==> flow/design.v <==
`timescale 1ns/1ps   
module fp_arithmetic_sequence_generator (
    input wire clk,                   
    input wire rst_n,                 
    input wire activate,              
    input wire [31:0] a1,             
    input wire [31:0] d,              
    input wire [31:0] n,              
    input wire [31:0] saddr,          
    output reg done,                  
    output reg [31:0] mem_addr,       
    output reg [31:0] mem_wdata,      
    output reg mem_write,             
    input wire mem_ready              
);
    localparam IDLE = 3'b000;        
    localparam INIT = 3'b001;        
    localparam LOAD_ADD = 3'b010;    
    localparam WAIT_ADD = 3'b011;    
    localparam MEM_WRITE = 3'b100;   
    localparam WAIT_MEM = 3'b101;    
    localparam UPDATE = 3'b110;      
    localparam FINISH = 3'b111;      
    reg [2:0] state;                 
    reg [31:0] counter;              
    reg [31:0] current_term;         
    reg [31:0] add_a, add_b;        
    reg add_start;                   
    wire [31:0] add_result;          
    wire add_done;                   
    fp_adder fp_add_inst (
        .clk(clk),
        .rst_n(rst_n),
        .a(add_a),
        .b(add_b),
        .start(add_start),
        .result(add_result),
        .done(add_done)
    );
    always @(posedge clk or negedge rst_n) begin
        if (!rst_n) begin
            state <= IDLE;
            counter <= 32'b0;
            current_term <= 32'b0;
            done <= 1'b0;
            add_start <= 1'b0;
            add_a <= 32'b0;
            add_b <= 32'b0;
            mem_addr <= 32'b0;
            mem_wdata <= 32'b0;
            mem_write <= 1'b0;
        end else begin
            add_start <= 1'b0;
            mem_write <= 1'b0;
            case (state)
                IDLE: begin
                    counter <= 32'b0;
                    done <= 1'b0;
                    if (activate) begin
                        state <= INIT;   
                    end
                end
                INIT: begin
                    current_term <= a1;          
                    counter <= 32'b0;            
                    mem_addr <= saddr;           
                    if (n == 32'b0)
                        state <= FINISH;         
                    else
                        state <= MEM_WRITE;      
                end
                LOAD_ADD: begin
                    add_a <= current_term;
                    add_b <= d;
                    add_start <= 1'b1;           
                    state <= WAIT_ADD;
                end
                WAIT_ADD: begin
                    if (add_done) begin
                        state <= MEM_WRITE;      
                    end
                end
                MEM_WRITE: begin
                    mem_wdata <= (counter == 0) ? a1 : add_result;
                    mem_write <= 1'b1;           
                    state <= WAIT_MEM;
                end
                WAIT_MEM: begin
                    if (mem_ready) begin
                        mem_addr <= mem_addr + 4;  
                        counter <= counter + 1'b1;  
                        if ((counter + 32'd1) >= n) begin
                            state <= FINISH;
                        end else if (counter == 0) begin
                            current_term <= a1;
                            state <= LOAD_ADD;   
                        end else begin
                            current_term <= add_result;
                            state <= LOAD_ADD;
                        end
                    end
                end
                FINISH: begin
                    done <= 1'b1;               
                    if (!activate) begin
                        state <= IDLE;          
                    end
                end
                default: state <= IDLE;         
            endcase
        end
    end
endmodule
module fp_adder (
    input wire clk,
    input wire rst_n,
    input wire [31:0] a,         
    input wire [31:0] b,         
    input wire start,            
    output reg [31:0] result,    
    output reg done              
);
    reg [31:0] a_reg, b_reg;    
    reg a_sign, b_sign;          
    reg [7:0] a_exp, b_exp;      
    reg [23:0] a_mant, b_mant;   
    reg [7:0] result_exp;        
    reg result_sign;             
    reg [24:0] result_mant;      
    reg [7:0] exp_diff;          
    localparam IDLE = 3'h0;       
    localparam UNPACK = 3'h1;     
    localparam ALIGN = 3'h2;      
    localparam ADD = 3'h3;        
    localparam NORMALIZE = 3'h4;  
    localparam PACK = 3'h5;       
    reg [2:0] state;
    always @(posedge clk or negedge rst_n) begin
        if (!rst_n) begin
            state <= IDLE;
            result <= 32'b0;
            done <= 1'b0;
        end else begin
            done <= 1'b0;   
            case (state)
                IDLE: begin
                    if (start) begin
                        a_reg <= a;   
                        b_reg <= b;
                        state <= UNPACK;
                    end
                end
                UNPACK: begin
                    a_sign <= a_reg[31];
                    a_exp <= a_reg[30:23];
                    a_mant <= {1'b1, a_reg[22:0]};   
                    b_sign <= b_reg[31];
                    b_exp <= b_reg[30:23];
                    b_mant <= {1'b1, b_reg[22:0]};   
                    state <= ALIGN;
                end
                ALIGN: begin
                    if (a_exp > b_exp) begin
                        exp_diff <= a_exp - b_exp;
                        b_mant <= ((a_exp - b_exp) > 24) ? 24'b0 : (b_mant >> (a_exp - b_exp));
                        result_exp <= a_exp;
                    end else begin
                        exp_diff <= b_exp - a_exp;
                        a_mant <= ((b_exp - a_exp) > 24) ? 24'b0 : (a_mant >> (b_exp - a_exp));
                        result_exp <= b_exp;
                    end
                    state <= ADD;
                end
                ADD: begin
                    if (a_sign == b_sign) begin
                        result_mant <= a_mant + b_mant;
                        result_sign <= a_sign;
                    end else begin
                        if (a_mant >= b_mant) begin
                            result_mant <= a_mant - b_mant;
                            result_sign <= a_sign;
                        end else begin
                            result_mant <= b_mant - a_mant;
                            result_sign <= b_sign;
                        end
                    end
                    state <= NORMALIZE;
                end
                NORMALIZE: begin
                    if (result_mant[24]) begin
                        result_mant <= result_mant >> 1;
                        result_exp <= result_exp + 1;
                        state <= PACK;
                    end else if (result_mant[23:0] != 0) begin
                        if (!result_mant[23]) begin
                            result_mant <= result_mant << 1;
                            result_exp <= result_exp - 1;
                        end else begin
                            state <= PACK;
                        end
                    end else begin
                        result_exp <= 8'b0;
                        state <= PACK;
                    end
                end
                PACK: begin
                    result <= {result_sign, result_exp, result_mant[22:0]};
                    done <= 1'b1;   
                    state <= IDLE;
                end
                default: state <= IDLE;   
            endcase
        end
    end
endmodule
# Reports on fp_arithmetic_sequence_generator
# Tool output for the design above, in the order of the flow.
# Lines are those of the file above, counted from 1.
# Operators: Yosys type, input widths -> output width; for muxes data width and select width s.
# Cell names lack the library's common part.
# A cell with - has no value.
# inputs
top_module	fp_arithmetic_sequence_generator
clock_port	clk
cell_library	sky130hd
corner	tt_025C_1v80

# Elaborated design
# Counts by Yosys on the flattened word-level netlist (proc, flatten, opt, wreduce; memories kept). Register bits leave out memories and registers merged into their read ports (data or address). Print and check cells are left out.
# classes
reduce_and_logical	26
multipliers	0
compare	5
div	0
mux	43
eq_ne	24
add_sub_neg	12
shift	2
bitwise	0
# ops
cell	n
$pmux 32 s2	3
$mux 32	5
$mux 24	5
$mux 25	4
$pmux 24 s2	2
$add 32x1->32 const B	2
$gt 32x5->1 const B	2
$logic_not 32->1	2
$sub 24x24->25	2
$pmux 25 s2	1
$shr 24x8->24	2
$add 32x3->32 const B	1
$ge 32x32->1	1
$mux 8	4
$mux 3	9
$add 24x24->25	1
$ge 24x24->1	1
$reduce_bool 24->1	1
$pmux 3 s7	1
$reduce_and 3->1	6
$sub 8x8->9	2
$sub 8x8->8	2
$pmux 8 s2	1
$eq 3x3->1 const B	5
$pmux 3 s5	1
$ne 2x2->1 const B	6
$reduce_and 2->1	6
$reduce_bool 2->1	6
# Other operator kinds: 17; their cells: 28.
# bits
latch_bits	0
output_inout_bits	66
romBits	0
memories	0
elab_cells	138
ff_bits	398
input_bits	132
clocked_rd_ports_x_width	0
ramBits	0

# Longest topological paths
# Depth = most cells in a row (Yosys ltp): at word level without a register or memory, in the mapped netlist without a sequential cell, where the memories' decode and read muxes count.
# logic_depth
ltp_word	5
ABC_AREA	0
ltp_mapped	19

# Synthesis result
# Yosys stat after the flow's synthesis: flattened, memories mapped to cells. It holds for the ABC_AREA given above (unset counts as 0); a run with the other value may have another netlist.
# synth_totals
mapped_area_mm2	0.0253168
ffs	405
mapped_cells	2580
# types
cell	n	area_total_um2
dfrtp_1	239	5.98E+03
edfxtp_1	164	4.92E+03
ha_1	125	1564
mux2i_1	115	1.15E+03
mux2_2	96	1.08E+03
a21oi_1	153	765.734
nor2_1	189	709.43
o21ai_0	141	705.677
inv_1	171	641.866
nand2_1	171	641.866
clkbuf_1	136	510.49
a221oi_1	43	376.611
mux4_2	16	360.346
a21o_1	45	337.824
nand3_1	67	335.322
a22o_1	33	289.027
xnor2_1	32	280.269
or3_1	43	269.008
# Other cell types: 65; their cells: 601.
# By module: a second synthesis without flattening, with its own total; a netlist apart from the flattened one above.
# hier_totals
hier_cells	2423
area_unflattened_mm2	0.0249777
# Each row is one instance without its submodules.
# by_module
mod	seq_area_mm2	instances	area_mm2	cells
fp_adder	0.0059019	1	0.0144739	1438
fp_arithmetic_sequence_generator	0.0050561	1	0.0105038	985

# Timing after synthesis
# OpenSTA on the mapped netlist: ideal clock, no wires. The path of least setup slack (recovery checks aside). Input and output delay are each 20% of the period. Register names are those of the netlist, which keeps one name where synthesis merged equal registers.
# synth_timing
path_kind	input -> register
from	input n[17]
to	register current_term[10]
path_delay_ns	2.230
t_first_pin_ns	2.400
tclk_ns	12.0
slack_ns	7.370
driving_pins	12
n_path_buf	1
t_arrival_ns	4.489
in_delay_ns	2.400
setup_ns	0.141
synth_period_reached_ns	4.63
# "path_delay_ns" = arrival - input delay + setup time.
# "driving_pins" counts driving pins, that of a launching flip-flop among them; a cell with two outputs on the path counts twice.
# "synth_period_reached_ns" is the clock period less the worst setup slack; recovery checks do not enter. This is arithmetic on one report: input and output delays are still those of the set period (20% each).
# The rows between start and end are the longest chain of elaborated cells between them; the timing report does not say that the signal goes this way. Where chains are equally long, one stands for them.
# A line is the first line of the expression or statement that the cell stems from. Yosys adds cells for indexed reads and writes and turns some case tables into memories.
# A register here has more assigning lines than the two given.
# synth_between
cell_sequence	inv_1 -> ha_1 -> a21o_1 -> a21o_1 -> a21o_1 -> a21o_1 -> a21oi_1 -> o2111ai_1 -> o21bai_1 -> a21boi_1 -> clkbuf_1 -> a221oi_1
elab_chain_len	4
cells_between	6
cone_lines	3
classes_between	1 x compare; 1 x eq/ne; 3 x mux; 1 x reduce/logical
# synth_rtl
item	line_no	rtl
start: declaration	8	input wire [31:0] n,
$ge 32x32->1	92	if ((counter + 32'd1) >= n) begin
$mux 32	92
$mux 32	89	if (mem_ready) begin
$pmux 32 s2	55	case (state)
end: assignment	64	current_term <= a1;
end: assignment	95	current_term <= a1;
end: declaration	26	reg [31:0] current_term;

# Worst path after layout
# From the final timing report of run B: the path of least setup slack in the routed layout; clock arrival at registers is part of the times.
# layout_timing
path_kind	register -> register
from	register counter[0]
to	register current_term[5]
tclk_ns	5.32
driving_pins	17
setup_ns	0.11
t_arrival_ns	5.15
slack_ns	0.63
n_path_buf	1
t_first_pin_ns	0.58
# The rows between start and end are the longest chain of elaborated cells between them; the timing report does not say that the signal goes this way. Where chains are equally long, one stands for them.
# A register here has more assigning lines than the two given.
# layout_between
cell_sequence	dfrtp_1 -> ha_1 -> nand4_1 -> or3_1 -> nor2_1 -> nand3_1 -> nor4_1 -> nand4_1 -> xnor2_1 -> ha_1 -> a21o_1 -> a21o_1 -> nor2_2 -> buf_4 -> or3_1 -> o21ai_0 -> a221oi_1
elab_chain_len	5
cells_between	9
classes_between	1 x add/sub; 1 x compare; 1 x eq/ne; 4 x mux; 2 x reduce/logical
# layout_rtl
item	line_no	rtl
start: declaration	25	reg [31:0] counter;
start: assignment	43	counter <= 32'b0;
start: assignment	91	counter <= counter + 1'b1;
$add 32x1->32	92	if ((counter + 32'd1) >= n) begin
$ge 32x32->1	92
$mux 32	92
$mux 32	89	if (mem_ready) begin
$pmux 32 s2	55	case (state)
end: assignment	64	current_term <= a1;
end: assignment	95	current_term <= a1;
end: declaration	26	reg [31:0] current_term;

# fp_arithmetic_sequence_generator through Yosys and OpenROAD on sky130hd: 7 stored runs, unordered, with their settings and measured results. The constraints put input and output delay at 20% of the set period each and load the outputs with 0.01 pF.
# By "critical_path_time_ns" is meant the share of the clock period that the worst setup path is allowed (20% is reserved at inputs, 20% at outputs), minus its slack. Clock arrival times at its registers enter into it.
# Among the settings, . means not set for that run.
# Results: . = not shown.
run name	CELL_PAD_IN_SITES_DETAIL_PLACEMENT	CORE_ASPECT_RATIO	CORE_UTILIZATION	CTS_CLUSTER_SIZE	PLACE_DENSITY_LB_ADDON	SLEW_MARGIN	period_ns	CAP_MARGIN	CORE_MARGIN	CTS_CLUSTER_DIAMETER	GPL_ROUTABILITY_DRIVEN	MIN_ROUTING_LAYER	TNS_END_PERCENT	GPL_TIMING_DRIVEN	MAX_ROUTING_LAYER	SETUP_SLACK_MARGIN	CELL_PAD_IN_SITES_GLOBAL_PLACEMENT	HOLD_SLACK_MARGIN	timing.setup.tns_ns	post_route_util_pct	finish.stdcell_area_mm2	synthArea_mm2	critical_path_time_ns	critical_path_type	worst_setup_slack_ns	dieArea_mm2
run A	1	0.51	71	23	0.11	25	8.07	20	2	.	.	.	.	.	.	.	.	.	.	.	.	.	.	.	.	.
run B	.	.	40	.	.	20	5.32	20	2	.	.	.	.	.	.	.	.	.	0.000	47.3	0.0297047	0.0253168	4.69	register -> register	0.629	0.0653211
run C	2	.	40	.	.	20	12.0	0	7	315	0	met2	.	.	.	.	.	.	.	.	.	.	.	.	.	.
run D	.	.	24	84	.	20	5.11	0	2	202	0	.	80	.	.	.	.	.	0.000	27.8	0.0291392	0.0253168	4.71	register -> register	0.403	0.1081
run E	.	.	48	.	0.17	40	5.35	30	2	.	0	met1	100	0	met5	1.2	.	.	0.000	59.2	0.0309797	0.0253168	4.12	register -> register	1.227	0.054597
run F	2	.	28	49	.	30	4.6	20	5	127	.	.	.	0	met4	.	2	0.16	0.000	33.3	0.0299625	0.0253168	4.44	register -> register	0.161	0.0965314
run G	.	.	53	.	0.14	20	5.31	30	2	.	.	.	.	1	met4	.	3	.	.	.	.	.	.	.	.	.
# Run A: no results, placement failed with DPL-0033
# Run C: no results, routing failed with GRT-0232
# Run G: no results, placement failed with FLW-0024
